==> flow/design.v <==
`timescale 1ns/1ns
module dma_ahb_fifo_sync_small
     #(parameter FDW =32,   
                 FAW =4,   
                 FULN=4)   
(
       input   wire           rst  
     , input   wire           clr  
     , input   wire           clk
     , output  wire           wr_rdy
     , input   wire           wr_vld
     , input   wire [FDW-1:0] wr_din
     , input   wire           rd_rdy
     , output  wire           rd_vld
     , output  wire [FDW-1:0] rd_dout
     , output  wire           full
     , output  wire           empty
     , output  wire           fullN   
     , output  wire           emptyN  
     , output  reg  [FAW:0]   rd_cnt  
     , output  wire [FAW:0]   wr_cnt  
);
   localparam FDT = 1<<FAW;
   reg  [FAW:0]   fifo_head;  
   reg  [FAW:0]   fifo_tail;  
   reg  [FAW:0]   next_tail;
   reg  [FAW:0]   next_head;
   wire [FAW-1:0] read_addr = (rd_vld&rd_rdy) ? next_head[FAW-1:0]
                                              : fifo_head[FAW-1:0];
   always @(posedge clk or posedge rst) begin
      if (rst) begin
          fifo_tail <= 0;
          next_tail <= 1;
      end else if (clr) begin
          fifo_tail <= 0;
          next_tail <= 1;
      end else begin
          if (!full && wr_vld) begin
              fifo_tail <= next_tail;
              next_tail <= next_tail + 1;
          end 
      end
   end
   always @(posedge clk or posedge rst) begin
      if (rst) begin
          fifo_head <= 0;
          next_head <= 1;
      end else if (clr) begin
          fifo_head <= 0;
          next_head <= 1;
      end else begin
          if (!empty && rd_rdy) begin
              fifo_head <= next_head;
              next_head <= next_head + 1;
          end
      end
   end
   assign  wr_cnt = FDT-rd_cnt;
   always @(posedge clk or posedge rst) begin
      if (rst) begin
         rd_cnt <= 0;
      end else if (clr) begin
         rd_cnt <= 0;
      end else begin
         if (wr_vld&&!full&&(!rd_rdy||(rd_rdy&&empty))) begin
             rd_cnt <= rd_cnt + 1;
         end else
         if (rd_rdy&&!empty&&(!wr_vld||(wr_vld&&full))) begin
             rd_cnt <= rd_cnt - 1;
         end
      end
   end
   assign rd_vld = ~empty;
   assign wr_rdy = ~full;
   assign empty  = (fifo_head == fifo_tail);
   assign full   = (rd_cnt>=FDT);
   assign fullN  = (rd_cnt>=(FDT-FULN));
   assign emptyN = (rd_cnt<=FULN);
   reg [FDW-1:0] Mem [0:FDT-1];
   assign rd_dout  = Mem[fifo_head[FAW-1:0]];
   always @(posedge clk) begin
       if (!full && wr_vld) begin
           Mem[fifo_tail[FAW-1:0]] <= wr_din;
       end
   end
endmodule
`timescale 1ns/1ns
module dma_ahb_csr #(parameter T_ADDR_WID=8)
(
       input   wire                   RESET_N
     , input   wire                   CLK
     , input   wire [T_ADDR_WID-1:0]  T_ADDR
     , input   wire                   T_WREN
     , input   wire                   T_RDEN
     , input   wire [31:0]            T_WDATA
     , output  reg  [31:0]            T_RDATA
     , output  wire                   IRQ
     , output  wire            DMA_EN
     , output  wire            DMA_GO
     , input   wire            DMA_BUSY
     , input   wire            DMA_DONE
     , output  wire  [31:0]    DMA_SRC
     , output  wire  [31:0]    DMA_DST
     , output  wire  [15:0]    DMA_BNUM  
     , output  wire  [ 4:0]    DMA_BURST  
);
   localparam CSRA_NAME0   = 8'h00,
              CSRA_NAME1   = 8'h04,
              CSRA_NAME2   = 8'h08,
              CSRA_NAME3   = 8'h0C,
              CSRA_COMP0   = 8'h10,
              CSRA_COMP1   = 8'h14,
              CSRA_COMP2   = 8'h18,
              CSRA_COMP3   = 8'h1C,
              CSRA_VERSION = 8'h20,
              CSRA_CONTROL = 8'h30,
              CSRA_NUM     = 8'h40,
              CSRA_SOURCE  = 8'h44,
              CSRA_DEST    = 8'h48;
   wire [31:0] csr_name0   = "DMA "; 
   wire [31:0] csr_name1   = "AHB "; 
   wire [31:0] csr_name2   = "    "; 
   wire [31:0] csr_name3   = "    "; 
   wire [31:0] csr_comp0   = "DYNA"; 
   wire [31:0] csr_comp1   = "LITH"; 
   wire [31:0] csr_comp2   = "    "; 
   wire [31:0] csr_comp3   = "    "; 
   wire [31:0] csr_version = 32'h20140429;
   reg         csr_ctl_en;  
   reg         csr_ctl_ip;  
   reg         csr_ctl_ie;  
   reg         csr_num_go;  
   reg  [ 4:0] csr_num_burst;  
   reg  [15:0] csr_num_byte;  
   reg  [31:0] csr_source;  
   reg  [31:0] csr_dest;  
   always @ (posedge CLK or negedge RESET_N) begin
   if (RESET_N==1'b0) begin
       T_RDATA <= 'h0;
   end else begin
      if (T_RDEN) begin
         case (T_ADDR) 
           CSRA_NAME0   : T_RDATA <= csr_name0  ;
           CSRA_NAME1   : T_RDATA <= csr_name1  ;
           CSRA_NAME2   : T_RDATA <= csr_name2  ;
           CSRA_NAME3   : T_RDATA <= csr_name3  ;
           CSRA_COMP0   : T_RDATA <= csr_comp0  ;
           CSRA_COMP1   : T_RDATA <= csr_comp1  ;
           CSRA_COMP2   : T_RDATA <= csr_comp2  ;
           CSRA_COMP3   : T_RDATA <= csr_comp3  ;
           CSRA_VERSION : T_RDATA <= csr_version;
           CSRA_CONTROL : T_RDATA <= {csr_ctl_en  
                                     ,29'h0       
                                     ,csr_ctl_ip  
                                     ,csr_ctl_ie  
                                     };
           CSRA_NUM     : T_RDATA <= {csr_num_go     
                                     ,DMA_BUSY       
                                     ,DMA_DONE       
                                     ,8'h0          
                                     ,csr_num_burst  
                                     ,csr_num_byte   
                                     };
           CSRA_SOURCE  : T_RDATA <= csr_source;
           CSRA_DEST    : T_RDATA <= csr_dest;
           default: begin
                    T_RDATA <=32'h0;
           end
         endcase
      end else T_RDATA <= 'h0;
   end  
   end  
   always @ (posedge CLK or negedge RESET_N) begin
   if (RESET_N==1'b0) begin
       csr_ctl_en    <= 1'b0;
       csr_num_burst <= 1'b1;
       csr_num_byte  <= 16'h0;
       csr_source    <= 32'h0;
       csr_dest      <= 32'h0;
   end else begin
      if (T_WREN) begin
         case (T_ADDR) 
           CSRA_CONTROL : csr_ctl_en  
                          <= T_WDATA[31];
           CSRA_NUM     : begin
                          csr_num_burst  
                          <= (T_WDATA[20:16]<4) ? 1
                           : (T_WDATA[20:16]<8) ? 4
                           : (T_WDATA[20:16]<16) ? 8
                           : 16;
                          csr_num_byte   
                          <= T_WDATA[15:0];
                          end
           CSRA_SOURCE  : csr_source <= T_WDATA;
           CSRA_DEST    : csr_dest <= T_WDATA;
         endcase
      end
   end  
   end  
   always @ (posedge CLK or negedge RESET_N) begin
   if (RESET_N==1'b0) begin
       csr_num_go <= 1'b0;  
   end else begin
       if (T_WREN&&(T_ADDR==CSRA_NUM)) begin
           csr_num_go  <= csr_ctl_en & T_WDATA[31];
       end else begin
           if (DMA_DONE) csr_num_go <= 1'b0;
       end
   end  
   end  
   always @ (posedge CLK or negedge RESET_N) begin
   if (RESET_N==1'b0) begin
       csr_ctl_ie <= 1'b0;  
       csr_ctl_ip <= 1'b0;  
   end else begin
       if (T_WREN&&(T_ADDR==CSRA_CONTROL)) begin
           csr_ctl_ie            <= T_WDATA[0];
           csr_ctl_ip            <= (T_WDATA[1]==1'b1) ? 1'b0 : csr_ctl_ip;
       end else begin
           if (csr_ctl_ie & DMA_GO & DMA_DONE)
               csr_ctl_ip <= 1'b1;
       end
   end  
   end  
   assign IRQ = csr_ctl_ip;
   assign DMA_EN = csr_ctl_en;
   assign DMA_GO = csr_ctl_en & csr_num_go;
   assign DMA_SRC = csr_source;
   assign DMA_DST = csr_dest;
   assign DMA_BNUM = csr_num_byte;
   assign DMA_BURST = csr_num_burst;
endmodule
`timescale  1ns/1ns
module dma_ahb_csr_ahb
(
       input   wire          HRESETn 
     , input   wire          HCLK
     , input   wire          HSEL
     , input   wire  [31:0]  HADDR
     , input   wire  [ 1:0]  HTRANS
     , input   wire          HWRITE
     , input   wire  [ 2:0]  HSIZE
     , input   wire  [ 2:0]  HBURST
     , input   wire  [31:0]  HWDATA
     , output  reg   [31:0]  HRDATA
     , output  wire  [ 1:0]  HRESP
     , input   wire          HREADYin
     , output  reg           HREADYout
     , output  wire          IRQ
     , output  wire          DMA_EN
     , output  wire          DMA_GO
     , input   wire          DMA_BUSY
     , input   wire          DMA_DONE
     , output  wire  [31:0]  DMA_SRC
     , output  wire  [31:0]  DMA_DST
     , output  wire  [15:0]  DMA_BNUM  
     , output  wire  [ 4:0]  DMA_BURST  
);
   assign HRESP = 2'b00;  
   localparam T_ADDR_WID = 8;
   reg  [T_ADDR_WID-1:0] T_ADDR;
   reg                   T_WREN;
   reg                   T_RDEN;
   reg  [31:0]           T_WDATA;  
   wire [31:0]           T_RDATA;  
   reg  [ 2:0]           T_SIZE;
   reg [2:0] state;
   localparam STH_IDLE   = 3'h0,
              STH_WRITE0 = 3'h1,
              STH_WRITE1 = 3'h2,
              STH_READ0  = 3'h3, 
              STH_READ1  = 3'h4;
   always @ (posedge HCLK or negedge HRESETn) begin
       if (HRESETn==0) begin
           HRDATA    <=  ~'h0;
           HREADYout <=  1'b1;
           T_ADDR    <=   'h0;
           T_WREN    <=  1'b0;
           T_RDEN    <=  1'b0;
           T_WDATA   <=  ~'h0;
           T_SIZE    <=  3'h0;
           state     <= STH_IDLE;
       end else begin  
           case (state)
           STH_IDLE: begin
                T_RDEN    <= 1'b0;
                T_WREN    <= 1'b0;
                if (HSEL && HREADYin) begin
                   case (HTRANS)
                   2'b00, 2'b01: begin  
                          HREADYout <= 1'b1;
                          T_RDEN    <= 1'b0;
                          T_WREN    <= 1'b0;
                          state     <= STH_IDLE;
                    end  
                   2'b10, 2'b11: begin  
                          HREADYout <= 1'b0;
                          T_ADDR    <= HADDR[T_ADDR_WID-1:0];
                          T_SIZE    <= HSIZE;
                          if (HWRITE) begin  
                              state  <= STH_WRITE0;
                          end else begin  
                              T_RDEN <= 1'b1;  
                              state  <= STH_READ0;
                          end
                    end  
                   endcase  
                end else begin 
                    T_WREN    <= 1'b0;
                    T_RDEN    <= 1'b0;
                    HREADYout <= 1'b1;
                end
                end  
           STH_WRITE0: begin
                     T_WREN    <= 1'b1;
                     T_WDATA   <= HWDATA;
                     HREADYout <= 1'b1;
                     state     <= STH_WRITE1;
                end  
           STH_WRITE1: begin
                     T_WREN    <= 1'b0;
                     T_WDATA   <= 32'b0;
                     HREADYout <= 1'b1;
                     state     <= STH_IDLE;
                end  
           STH_READ0: begin
                    T_RDEN    <= 1'b0;
                    state     <= STH_READ1;
                end  
           STH_READ1: begin
                    HREADYout <= 1'b1;
                    HRDATA    <= T_RDATA;
                    state     <= STH_IDLE;
                end  
           endcase  
       end  
   end  
   dma_ahb_csr #(.T_ADDR_WID(T_ADDR_WID))
   u_csr (
       .RESET_N   (HRESETn)
     , .CLK       (HCLK   )
     , .T_ADDR    (T_ADDR )
     , .T_WREN    (T_WREN )
     , .T_RDEN    (T_RDEN )
     , .T_WDATA   (T_WDATA)
     , .T_RDATA   (T_RDATA)
     , .IRQ       (IRQ    )
     , .DMA_EN    (DMA_EN   )
     , .DMA_GO    (DMA_GO   )
     , .DMA_BUSY  (DMA_BUSY )
     , .DMA_DONE  (DMA_DONE )
     , .DMA_SRC   (DMA_SRC  )
     , .DMA_DST   (DMA_DST  )
     , .DMA_BNUM  (DMA_BNUM ) 
     , .DMA_BURST (DMA_BURST) 
   );
endmodule
`timescale 1ns/1ns
module dma_ahb_master
(
       input   wire            HRESETn
     , input   wire            HCLK
     , output  reg             HBUSREQ
     , input   wire            HGRANT
     , output  reg   [31:0]    HADDR
     , output  reg   [ 1:0]    HTRANS
     , output  reg             HWRITE
     , output  reg   [ 2:0]    HSIZE
     , output  reg   [ 2:0]    HBURST
     , output  wire  [ 3:0]    HPROT
     , output  reg   [31:0]    HWDATA
     , input   wire  [31:0]    HRDATA
     , input   wire  [ 1:0]    HRESP
     , input   wire            HREADY
     , input   wire            DMA_EN
     , input   wire            DMA_GO
     , output  reg             DMA_BUSY
     , output  reg             DMA_DONE
     , input   wire  [31:0]    DMA_SRC
     , input   wire  [31:0]    DMA_DST
     , input   wire  [15:0]    DMA_BNUM  
     , input   wire  [ 4:0]    DMA_BURST  
);
   assign HPROT  = 4'b0011;
   reg [31:0] dma_rd_addr;
   reg [15:0] dma_rd_bnum;
   reg [ 4:0] dma_rd_burst;
   reg [31:0] dma_rd_data;
   reg [31:0] dma_wr_addr;
   reg [15:0] dma_wr_bnum;
   reg [ 4:0] dma_wr_burst;
   reg [31:0] dma_wr_data;
   reg        dma_wr_data_vld;
   reg [ 6:0] bnum;  
   reg         fifo_wr_vld;
   wire        fifo_wr_rdy;
   reg  [31:0] fifo_wr_dat;
   wire        fifo_rd_vld;
   reg         fifo_rd_rdy;
   wire [31:0] fifo_rd_dat;
   wire        fifo_empty ;
   wire        fifo_full  ;
   localparam ST_READY    = 'h0
            , ST_START    = 'h1
            , ST_RD_ARB_S = 'h2
            , ST_RD_S0    = 'h3
            , ST_RD_S1    = 'h4
            , ST_WR_ARB_S = 'h5
            , ST_WR_S0    = 'h6
            , ST_WR_S1    = 'h7
            , ST_RD_ARB_B = 'h8
            , ST_RD_B0    = 'h9
            , ST_RD_B1    = 'hA
            , ST_RD_B2    = 'hB
            , ST_WR_ARB_B = 'hC
            , ST_WR_B0    = 'hD
            , ST_CHECK    = 'hE
            , ST_DONE     = 'hF;
   reg [3:0] state;
   always @ (posedge HCLK or negedge HRESETn) begin
   if (HRESETn==1'b0) begin
       HBUSREQ         <=  1'b0;
       HADDR           <=~32'h0;
       HTRANS          <=  2'b0;
       HSIZE           <=  3'b0;
       HBURST          <=  3'b0;
       HWRITE          <=  1'b0;
       HWDATA          <=~32'h0;
       DMA_BUSY        <=  1'b0;
       DMA_DONE        <=  1'b0;
       dma_rd_addr     <=~32'h0;
       dma_rd_bnum     <= 16'h0;  
       dma_rd_burst    <=  5'h0;
       dma_rd_data     <=~32'h0;
       dma_wr_addr     <=~32'h0;
       dma_wr_bnum     <= 16'h0;  
       dma_wr_burst    <=  5'h0;
       dma_wr_data     <=~32'h0;
       dma_wr_data_vld <= 1'b0;
       bnum            <=  6'h0;  
       fifo_wr_vld     <=  1'b0;
       fifo_wr_dat     <= 32'h0;
       fifo_rd_rdy     <=  1'b0;
       state           <= ST_READY;
   end else if (DMA_EN==1'b0) begin
       HBUSREQ         <=  1'b0;
       HADDR           <=~32'h0;
       HTRANS          <=  2'b0;
       HSIZE           <=  3'b0;
       HBURST          <=  3'b0;
       HWRITE          <=  1'b0;
       HWDATA          <=~32'h0;
       DMA_BUSY        <=  1'b0;
       DMA_DONE        <=  1'b0;
       dma_rd_addr     <=~32'h0;
       dma_rd_bnum     <= 16'h0;  
       dma_rd_burst    <=  5'h0;
       dma_rd_data     <=~32'h0;
       dma_wr_addr     <=~32'h0;
       dma_wr_bnum     <= 16'h0;  
       dma_wr_burst    <=  5'h0;
       dma_wr_data     <=~32'h0;
       dma_wr_data_vld <= 1'b0;
       bnum            <=  6'h0;  
       fifo_wr_vld     <=  1'b0;
       fifo_wr_dat     <= 32'h0;
       fifo_rd_rdy     <=  1'b0;
       state           <= ST_READY;
   end else begin
   case (state)
   ST_READY: begin
      if ((DMA_GO==1'b1)&&(DMA_BNUM>0)&&(DMA_BURST>0)) begin
          DMA_BUSY     <= 1'b1;
          DMA_DONE     <= 1'b0;
          dma_rd_addr  <= DMA_SRC;
          dma_rd_bnum  <= DMA_BNUM;
          dma_rd_burst <=  5'h0;
          dma_wr_addr  <= DMA_DST;
          dma_wr_bnum  <= DMA_BNUM;
          dma_wr_burst <=  5'h0;
          bnum         <=  6'h0;
          HBUSREQ      <=  1'b1;  
          state        <= ST_START;
      end
      end  
   ST_START: begin
      HBUSREQ <= 1'b1;
      if ( (DMA_BURST==5'h1)||          
           (dma_rd_addr[1:0]!=2'b00)||  
           (dma_rd_bnum<4)||            
           (dma_rd_bnum<(DMA_BURST<<2))) begin
           bnum  <= (dma_rd_addr[1:0]!=2'b00) ? 1
                  : (dma_rd_bnum<4) ? 1
                  : 4;
           state <= ST_RD_ARB_S;
      end else begin
           bnum  <= 4;
           state <= ST_RD_ARB_B;
      end
      end  
   ST_RD_ARB_S: begin
      if (HGRANT&HREADY) begin
          HBUSREQ <= 1'b0;
          HADDR   <= dma_rd_addr;
          HSIZE   <= (bnum==1'b1) ? 3'b000 : 3'b010;  
          HTRANS  <= 2'b10;   
          HBURST  <= 3'b000;  
          state   <= ST_RD_S0;
      end
      end  
   ST_RD_S0: begin
      if (HREADY==1'b1) begin
          HTRANS  <= 2'b00;  
          state   <= ST_RD_S1;
      end
      end  
   ST_RD_S1: begin
      if (HREADY==1'b1) begin
          dma_rd_addr   <= dma_rd_addr + bnum;
          dma_rd_bnum   <= dma_rd_bnum - bnum;
          dma_rd_data   <= HRDATA;
          HBUSREQ       <= 1'b1;
          state         <= ST_WR_ARB_S;
      end
      end  
   ST_WR_ARB_S: begin
      if (HGRANT&HREADY) begin
          HBUSREQ  <= 1'b0;
          HADDR    <= dma_wr_addr;
          HWRITE   <= 1'b1;
          HSIZE   <= (bnum==1'b1) ? 3'b000 : 3'b010;  
          HTRANS   <= 2'b10;  
          HBURST   <= 3'b000;  
          state    <= ST_WR_S0;
      end
      end  
   ST_WR_S0: begin
      if (HREADY==1'b1) begin
          HTRANS      <= 2'b00;  
          HWRITE      <= 1'b0;
          HWDATA      <= dma_rd_data;
          dma_wr_addr <= dma_wr_addr + bnum;
          dma_wr_bnum <= dma_wr_bnum - bnum;
          state       <= ST_WR_S1;
      end
      end  
   ST_WR_S1: begin
      if (HREADY==1'b1) begin
          state       <= ST_CHECK;
      end
      end  
   ST_RD_ARB_B: begin
      if (HGRANT&HREADY) begin
          HADDR   <= dma_rd_addr;
          HSIZE   <= 3'b010;  
          HTRANS  <= 2'b10;   
          case (DMA_BURST)
           4: HBURST <= 3'b011;  
           8: HBURST <= 3'b101;  
          16: HBURST <= 3'b111;  
          default: HBURST <= 3'b001;  
          endcase
          dma_rd_addr  <= dma_rd_addr + bnum;
          dma_rd_burst <= dma_rd_burst + 1;
          state        <= ST_RD_B0;
      end
      end  
   ST_RD_B0: begin
      if (HREADY==1'b1) begin
          if (dma_rd_burst<DMA_BURST) begin
              HADDR        <= dma_rd_addr;
              HTRANS       <= 2'b11;   
              dma_rd_addr  <= dma_rd_addr + bnum;
              dma_rd_burst <= dma_rd_burst + 1;
          end else begin
              HBUSREQ     <= 1'b0;
              HTRANS      <= 2'b00;   
          end
          state <= ST_RD_B1;
      end
      end  
   ST_RD_B1: begin
      if (HREADY==1'b1) begin
          dma_rd_bnum <= dma_rd_bnum - bnum;
          fifo_wr_vld <= 1'b1;
          fifo_wr_dat <= HRDATA;
          if (dma_rd_burst<DMA_BURST) begin
              HADDR        <= dma_rd_addr;
              HTRANS       <= 2'b11;   
              dma_rd_addr  <= dma_rd_addr + bnum;
              dma_rd_burst <= dma_rd_burst + 1;
          end else begin
              HTRANS      <= 2'b00;   
          end
          if (dma_rd_burst==(DMA_BURST-2)) begin
              HBUSREQ     <= 1'b0;
          end
          if (dma_rd_burst==DMA_BURST) begin
              state   <= ST_RD_B2;
          end
      end else begin
          fifo_wr_vld <= 1'b0;
      end
      end  
   ST_RD_B2: begin
      if (HREADY==1'b1) begin
          dma_rd_bnum <= dma_rd_bnum - bnum;
          fifo_wr_vld <= 1'b1;
          fifo_wr_dat <= HRDATA;
          HBUSREQ <= 1'b1;
          state   <= ST_WR_ARB_B;
      end else begin
          fifo_wr_vld <= 1'b0;
      end
      end  
   ST_WR_ARB_B: begin
      fifo_wr_vld <= 1'b0;
      if (HGRANT&HREADY) begin
          HADDR   <= dma_wr_addr;
          HWRITE  <= 1'b1;
          HSIZE   <= 3'b010;  
          HTRANS  <= 2'b10;   
          case (DMA_BURST)
           4: HBURST <= 3'b011;  
           8: HBURST <= 3'b101;  
          16: HBURST <= 3'b111;  
          default: HBURST <= 3'b001;  
          endcase
          dma_wr_addr  <= dma_wr_addr + bnum;
          dma_wr_burst <= dma_wr_burst + 1;
          fifo_rd_rdy  <= 1'b1;
          state        <= ST_WR_B0;
      end
      end  
   ST_WR_B0: begin
      if (HREADY==1'b1) begin
          HWDATA          <= (dma_wr_data_vld) ? dma_wr_data : fifo_rd_dat;
          dma_wr_data_vld <= 1'b0;
          fifo_rd_rdy     <= 1'b1;
          dma_wr_bnum     <= dma_wr_bnum - bnum;
          if (dma_wr_burst<DMA_BURST) begin
              HADDR        <= dma_wr_addr;
              HTRANS       <= 2'b11;   
              dma_wr_addr  <= dma_wr_addr + bnum;
              dma_wr_burst <= dma_wr_burst + 1;
          end else begin
              HWRITE  <= 1'b0;
              HTRANS  <= 2'b00;   
          end
          if (dma_wr_burst==(DMA_BURST-2)) begin
              HBUSREQ <= 1'b0;
          end 
          if (dma_wr_burst==DMA_BURST) begin
              fifo_rd_rdy <= 1'b0;
              state       <= ST_CHECK;
          end
      end else begin
          fifo_rd_rdy     <= 1'b0;
          dma_wr_data_vld <= 1'b1;
          dma_wr_data     <= (dma_wr_data_vld) ? dma_wr_data : fifo_rd_dat;
      end
      end  
   ST_CHECK: begin
      fifo_rd_rdy <= 1'b0;
      if (HREADY==1'b0) begin
      end else if (dma_rd_bnum>0) begin
         HBUSREQ      <= 1'b1;
         dma_rd_burst <= 5'h0;
         dma_wr_burst <= 5'h0;
         state        <= ST_START;
      end else begin
         DMA_BUSY <= 1'b0;
         DMA_DONE <= 1'b1;
         state    <= ST_DONE;
      end
      end  
   ST_DONE: begin
      if (DMA_GO==1'b0) begin
         DMA_DONE <= 1'b0;
         state    <= ST_READY;
      end
      end  
   endcase
   end  
   end  
   dma_ahb_fifo_sync_small
   u_fifo (
       .rst     (~HRESETn   ) 
     , .clr     (1'b0       ) 
     , .clk     (HCLK       )
     , .wr_rdy  (fifo_wr_rdy)
     , .wr_vld  (fifo_wr_vld)
     , .wr_din  (fifo_wr_dat)
     , .rd_rdy  (fifo_rd_rdy)
     , .rd_vld  (fifo_rd_vld)
     , .rd_dout (fifo_rd_dat)
     , .full    (fifo_full  )
     , .empty   (fifo_empty )
     , .fullN   () 
     , .emptyN  () 
     , .rd_cnt  () 
     , .wr_cnt  () 
   );
endmodule
`timescale 1ns/1ns
module dma_ahb_simple
(
       input   wire          HRESETn
     , input   wire          HCLK
     , input   wire          S_HSEL
     , input   wire  [31:0]  S_HADDR
     , input   wire  [ 1:0]  S_HTRANS
     , input   wire          S_HWRITE
     , input   wire  [ 2:0]  S_HSIZE
     , input   wire  [ 2:0]  S_HBURST
     , input   wire  [31:0]  S_HWDATA
     , output  wire  [31:0]  S_HRDATA
     , output  wire  [ 1:0]  S_HRESP
     , input   wire          S_HREADYin
     , output  wire          S_HREADYout
     , output  wire          IRQ
     , output  wire          M_HBUSREQ
     , input   wire          M_HGRANT
     , output  wire  [31:0]  M_HADDR
     , output  wire  [ 1:0]  M_HTRANS
     , output  wire          M_HWRITE
     , output  wire  [ 2:0]  M_HSIZE
     , output  wire  [ 2:0]  M_HBURST
     , output  wire  [ 3:0]  M_HPROT
     , output  wire  [31:0]  M_HWDATA
     , input   wire  [31:0]  M_HRDATA
     , input   wire  [ 1:0]  M_HRESP
     , input   wire          M_HREADY
);
   wire            DMA_EN   ;  
   wire            DMA_GO   ;
   wire            DMA_BUSY ;
   wire            DMA_DONE ;
   wire  [31:0]    DMA_SRC  ;  
   wire  [31:0]    DMA_DST  ;  
   wire  [15:0]    DMA_BNUM ;  
   wire  [ 4:0]    DMA_BURST;  
   dma_ahb_csr_ahb
   u_csr (
       .HRESETn   (HRESETn    )
     , .HCLK      (HCLK       )
     , .HSEL      (S_HSEL     )
     , .HADDR     (S_HADDR    )
     , .HTRANS    (S_HTRANS   )
     , .HWRITE    (S_HWRITE   )
     , .HSIZE     (S_HSIZE    )
     , .HBURST    (S_HBURST   )
     , .HWDATA    (S_HWDATA   )
     , .HRDATA    (S_HRDATA   )
     , .HRESP     (S_HRESP    )
     , .HREADYin  (S_HREADYin )
     , .HREADYout (S_HREADYout)
     , .IRQ       (IRQ        )
     , .DMA_EN    (DMA_EN     )
     , .DMA_GO    (DMA_GO     )
     , .DMA_BUSY  (DMA_BUSY   )
     , .DMA_DONE  (DMA_DONE   )
     , .DMA_SRC   (DMA_SRC    )
     , .DMA_DST   (DMA_DST    )
     , .DMA_BNUM  (DMA_BNUM   )
     , .DMA_BURST (DMA_BURST  )
   );
   dma_ahb_master
   u_master (
       .HRESETn   (HRESETn    )
     , .HCLK      (HCLK       )
     , .HBUSREQ   (M_HBUSREQ  )
     , .HGRANT    (M_HGRANT   )
     , .HADDR     (M_HADDR    )
     , .HTRANS    (M_HTRANS   )
     , .HWRITE    (M_HWRITE   )
     , .HSIZE     (M_HSIZE    )
     , .HBURST    (M_HBURST   )
     , .HPROT     (M_HPROT    )
     , .HWDATA    (M_HWDATA   )
     , .HRDATA    (M_HRDATA   )
     , .HRESP     (M_HRESP    )
     , .HREADY    (M_HREADY   )
     , .DMA_EN    (DMA_EN     )
     , .DMA_GO    (DMA_GO     )
     , .DMA_BUSY  (DMA_BUSY   )
     , .DMA_DONE  (DMA_DONE   )
     , .DMA_SRC   (DMA_SRC    )
     , .DMA_DST   (DMA_DST    )
     , .DMA_BNUM  (DMA_BNUM   )
     , .DMA_BURST (DMA_BURST  )
   );
endmodule
Wiki page: dma_ahb_simple / tool data

======== Tool chain data of dma_ahb_simple ========
Each step is given for the RTL above and for the edited RTL.
Lines under "unedited" count in the file above, lines under "edited" in the edited file.
"difference": "edited" minus "unedited" as printed here. "relative change": 100 x difference / "unedited".
Library cell names are shortened.
Not given: n/a
design
  top module .............................. dma_ahb_simple
  clock input ............................. HCLK
  cell library ............................ sky130hd
  timing corner ........................... tt_025C_1v80

======== The edit ========
The edit as a unified diff against the file above.
A script made this edit; it was not meant as an optimisation.
begin of diff
@@ -1,5 +1,5 @@
 `timescale 1ns/1ns
 module dma_ahb_fifo_sync_small
-     #(parameter FDW =32,   
+     #(parameter FDW =40,   
                  FAW =4,   
                  FULN=4)   
end of diff

======== Word-level counts ========
Source: Yosys, flattened and elaborated, memories not mapped. Widths are those after wreduce. Registers that Yosys merges into a memory's read port (data or address) are not register bits. Print and check cells do not count. Equal cells are merged and count once.
Memory sizes are those after Yosys's memory passes, which may raise the word count (mostly to a power of two), join words into wider ones and drop unused or constant bits.
word-level totals
  element                    unedited  edited  difference  relative change (%)
  register bits              500       500     0           0.00
  bits in writable memories  512       640     +128        +25.00
  memory cells               1         1       0           0.00
  bits of input ports        113       113     0           0.00
  cells after elaboration    412       412     0           0.00
memory list
  element                                  unedited                         edited
  words x width with read and write ports  u_master.u_fifo.Mem 16x32 r1 w1  u_master.u_fifo.Mem 16x40 r1 w1
cells by class
  element                        unedited  edited  difference  relative change (%)
  add/subtract/negate cells      10        10      0           0.00
  magnitude comparators          11        11      0           0.00
  equality and inequality tests  103       103     0           0.00
  mux-type cells                 164       164     0           0.00
  bitwise gates (word level)     5         5       0           0.00
  reduce/logical cells           75        75      0           0.00
operators by type and width
  operator           unedited  edited  difference  relative change (%)
  32-bit 2-to-1 mux  33        32      -1          -3.03
  40-bit 2-to-1 mux  0         1       +1          n/a
Unchanged operator kinds not shown: 89.

======== Longest topological paths ========
Longest topological path by Yosys (ltp), each cell counted once; first at word level (registers and memories cut), then after technology mapping (sequential cells cut; the memories' decode and read muxes count).
depth
  element           unedited  edited  difference  relative change (%)
  word-level depth  7         7       0           0.00
  ABC_AREA          0         0       n/a         n/a
  mapped depth      13        12      -1          -7.69

======== Synthesis result ========
Yosys stat after the flow's synthesis: flattened, memories mapped to cells. It holds for the ABC_AREA given above (unset counts as 0); a run with the other value may have another netlist.
cell types
  type      unedited  edited  difference  relative change (%)
  nand2_1   218       297     +79         +36.24
  mux2i_1   180       107     -73         -40.56
  mux2_2    138       182     +44         +31.88
  o21ai_0   125       166     +41         +32.80
  a31oi_1   68        45      -23         -33.82
  nand2b_1  13        33      +20         +153.85
  o22a_1    50        33      -17         -34.00
  o22ai_1   44        27      -17         -38.64
  buf_2     13        30      +17         +130.77
  o32ai_1   0         16      +16         n/a
  clkbuf_1  165       151     -14         -8.48
  mux4_2    92        106     +14         +15.22
  nor4b_1   0         13      +13         n/a
  a22oi_1   37        49      +12         +32.43
  o311ai_0  13        2       -11         -84.62
  o21bai_1  0         11      +11         n/a
  nand3_1   68        77      +9          +13.24
  nor3_1    53        62      +9          +16.98
Unchanged cell types not shown: 11.
Not every row of either side is listed.
synthesis totals
  element                         unedited  edited   difference  relative change (%)
  standard cells after synthesis  3161      3234     +73         +2.31
  synthesis area (um^2)           43518.0   43716.9  +198.9      +0.46
  sequential area (um^2)          28364.7   28364.7  0.0         0.00
  flip-flop cells                 1018      1018     0           0.00
  buffer cells                    220       215      -5          -2.27
The figures by module come from a second, unflattened synthesis with its own total; it is not the netlist above.
second synthesis, totals
  element                                         unedited  edited   difference  relative change (%)
  cell total of the unflattened synthesis         3159      3336     +177        +5.60
  area total of the unflattened synthesis (um^2)  44600.3   49214.7  +4614.4     +10.35
Each row is one instance without its submodules.
by module, unedited
  module                      instances  cells  area (um^2)  seq. area (um^2)
  dma_ahb_fifo_sync_small     1          884    20966.4      16002.8
  dma_ahb_master              1          1634   15024.4      7273.2
  dma_ahb_csr (T_ADDR_WID=8)  1          428    5431.5       3004.1
  dma_ahb_csr_ahb             1          213    3178.0       2084.5
  dma_ahb_simple              1          0      0.0          0.0
by module, edited
  module                      instances  cells  area (um^2)  seq. area (um^2)
  dma_ahb_fifo_sync_small     1          1061   25580.8      19846.5
  dma_ahb_master              1          1634   15024.4      7273.2
  dma_ahb_csr (T_ADDR_WID=8)  1          428    5431.5       3004.1
  dma_ahb_csr_ahb             1          213    3178.0       2084.5
  dma_ahb_simple              1          0      0.0          0.0

======== Worst setup path after synthesis ========
Source: OpenSTA report_checks on the synthesized netlist (no wires, ideal clock, input and output delay 20% of the period each), path of least setup slack; recovery checks are left aside. Register names are those of the netlist, which keeps one name where synthesis merged equal registers.
path after synthesis
  element                        unedited                            edited                              difference  relative change (%)
  path type                      flip-flop to flip-flop              flip-flop to flip-flop              n/a         n/a
  start                          register u_master.u_fifo.rd_cnt[4]  register u_master.u_fifo.rd_cnt[4]  n/a         n/a
  end                            memory u_master.u_fifo.Mem[12][0]   memory u_master.u_fifo.Mem[0][0]    n/a         n/a
  clock period (ps)              4500                                4500                                0           0.00
  data arrival time (ps)         3250                                3304                                +54         +1.66
  required time (ps)             4039                                4039                                0           0.00
  setup slack (ps)               789                                 735                                 -54         n/a
  delay of the path (ps)         3711                                3765                                +54         +1.46
  driving pins on the path       6                                   5                                   -1          -16.67
  synthesis period reached (ps)  3711                                3765                                +54         +1.46
"delay of the path" = arrival - input delay + setup time.
"driving pins on the path" counts driving pins, that of a launching flip-flop among them; a cell with two outputs on the path counts twice.
"synthesis period reached" = period - worst setup slack (recovery checks aside). The figure is calculated, with input and output delays left at 20% of the set period.
Between the ends stands the longest chain of elaborated cells between them, by number of cells; it is not shown to be the way that was timed. Of several equally long chains one is given.
Each line given opens the expression or statement behind the cell; cells for indexed reads and writes are added by Yosys, which also makes memories of some case tables.
A register here has more assigning lines than the two given.
unedited: The path ends at the enable pin of a flip-flop; only ways to that pin are counted.
between the ends, after synthesis, unedited
  cells stage by stage .................... dfrtp_1 -> nand2b_1 -> inv_1 -> clkbuf_1 -> nand3_1 -> nor3_1
  cells in the longest elaborated chain ... 4
ends and longest elaborated chain, after synthesis, unedited
  element              line  text
  start: declaration   20    , output  reg  [FAW:0]   rd_cnt
  start: assignment    66    rd_cnt <= rd_cnt + 1;
  start: assignment    69    rd_cnt <= rd_cnt - 1;
  5-bit >= comparator  76    assign full   = (rd_cnt>=FDT);
  1-bit logical NOT    82    if (!full && wr_vld) begin
  1-bit logical AND    82
  4-bit 2-to-1 mux     82
  end: declaration     79    reg [FDW-1:0] Mem [0:FDT-1];
edited: The path ends at the enable pin of a flip-flop; only ways to that pin are counted.
between the ends, after synthesis, edited
  cells stage by stage .................... dfrtp_1 -> nand2b_1 -> clkbuf_1 -> or3_1 -> nor3_1
  cells in the longest elaborated chain ... 4
ends and longest elaborated chain, after synthesis, edited
  element              line  text
  start: declaration   20    , output  reg  [FAW:0]   rd_cnt
  start: assignment    66    rd_cnt <= rd_cnt + 1;
  start: assignment    69    rd_cnt <= rd_cnt - 1;
  5-bit >= comparator  76    assign full   = (rd_cnt>=FDT);
  1-bit logical NOT    82    if (!full && wr_vld) begin
  1-bit logical AND    82
  4-bit 2-to-1 mux     82
  end: declaration     79    reg [FDW-1:0] Mem [0:FDT-1];

======== Worst path after layout ========
Path of least setup slack in the final report of the runs of pair 1 (OpenROAD, finished layout, wires in). Where an end is a register, its clock arrival counts in the times.
The report prints the path's times to 10 ps; the period is as set.
path after layout
  element                   unedited                         edited                                 difference  relative change (%)
  path type                 flip-flop to flip-flop           flip-flop to flip-flop                 n/a         n/a
  start                     register u_csr.u_csr.csr_ctl_en  register u_csr.u_csr.csr_num_burst[4]  n/a         n/a
  end                       register u_master.HWDATA[25]     register u_master.dma_wr_addr[29]      n/a         n/a
  clock period (ps)         4500                             4500                                   0           0.00
  data arrival time (ps)    3860                             4060                                   +200        +5.18
  required time (ps)        5110                             5090                                   -20         -0.39
  setup slack (ps)          1250                             1030                                   -220        n/a
  driving pins on the path  7                                9                                      +2          +28.57
Between the ends stands the longest chain of elaborated cells between them, by number of cells; it is not shown to be the way that was timed. Of several equally long chains one is given.
A register here has more assigning lines than the two given.
between the ends, after layout, unedited
  cells stage by stage .................... dfrtp_4 -> clkinv_2 -> or4b_2 -> o22ai_1 -> nor3_1 -> mux2i_1 -> o21ai_0
  cells in the longest elaborated chain ... 2
ends and longest elaborated chain, after layout, unedited
  element                                   line  text
  start: declaration                        129   reg         csr_ctl_en;
  start: assignment                         175   csr_ctl_en    <= 1'b0;
  3-bit by 1-bit != test with 1-bit output  n/a
  3-bit AND reduction                       n/a
  end: assignment                           428   HWDATA          <=~32'h0;
  end: assignment                           452   HWDATA          <=~32'h0;
  end: declaration                          371   , output  reg   [31:0]    HWDATA
between the ends, after layout, edited
  cells stage by stage .................... dfrtp_1 -> inv_1 -> ha_1 -> and3_1 -> a221oi_1 -> a311oi_2 -> nor2_1 -> o21ai_0 -> a32oi_1
  cells in the longest elaborated chain ... 5
ends and longest elaborated chain, after layout, edited
  element                                line  text
  start: declaration                     133   reg  [ 4:0] csr_num_burst;
  start: assignment                      176   csr_num_burst <= 1'b1;
  5-bit < comparator                     641   if (dma_wr_burst<DMA_BURST) begin
  32-bit 2-to-1 mux                      641
  32-bit 2-to-1 mux                      636   if (HREADY==1'b1) begin
  32-bit parallel mux with 4-bit select  470   case (state)
  32-bit 2-to-1 mux                      445   end else if (DMA_EN==1'b0) begin
  end: assignment                        435   dma_wr_addr     <=~32'h0;
  end: assignment                        459   dma_wr_addr     <=~32'h0;
  end: declaration                       389   reg [31:0] dma_wr_addr;

======== Flow runs ========
Runs of the flow (Yosys, OpenROAD) on both versions; the two runs of a pair have the same settings. The constraints put input and output delay at 20% of the set period each and load the outputs with 0.01 pF.
flow settings, pair 1
  period_ns ............................... 4.5
  CAP_MARGIN .............................. 20
  CORE_MARGIN ............................. 2
  CORE_UTILIZATION ........................ 40
  SLEW_MARGIN ............................. 20
measured results, pair 1
  element                                 unedited  edited    difference  relative change (%)
  netlist area reported by Yosys (um^2)   43518.0   43716.9   +198.9      +0.46
  area of the die (um^2)                  111449.0  111954.0  +505.0      +0.45
  standard-cell area after layout (um^2)  50905.1   50837.5   -67.6       -0.13
  utilization in the final report (%)     47.0      46.8      -0.2        n/a
  lowest setup slack (ps)                 1248      1026      -222        n/a
  sum of negative setup slack (ps)        0         0         0           n/a
  power consumption (uW)                  19014     18712     -302        -1.59
  achieved clock period (ps)              3252      3474      +222        +6.83
flow settings, pair 2
  CAP_MARGIN .............................. 25
  CORE_UTILIZATION ........................ 15
  GPL_ROUTABILITY_DRIVEN .................. 1
  GPL_TIMING_DRIVEN ....................... 0
  MIN_ROUTING_LAYER ....................... met2
  PLACE_DENSITY_LB_ADDON .................. 0.1
  SETUP_SLACK_MARGIN ...................... -0.4
  period_ns ............................... 5.67
  CORE_MARGIN ............................. 2
  SLEW_MARGIN ............................. 20
measured results, pair 2
  element                                 unedited  edited    difference  relative change (%)
  netlist area reported by Yosys (um^2)   43518.0   43716.9   +198.9      +0.46
  area of the die (um^2)                  294442.0  295778.0  +1336.0     +0.45
  standard-cell area after layout (um^2)  55917.4   56666.8   +749.4      +1.34
  utilization in the final report (%)     19.4      19.5      +0.1        n/a
  lowest setup slack (ps)                 243       972       +729        n/a
  sum of negative setup slack (ps)        0         0         0           n/a
  power consumption (uW)                  16654     16793     +139        +0.83
  achieved clock period (ps)              5427      4698      -729        -13.43
"achieved clock period": clock period set for the run, less the worst setup slack. It is reckoned from that one timing run; input and output delays stay at 20% of the period that was set.
"power consumption" rests on the timing tool's default activity at the inputs, not on a simulated workload.
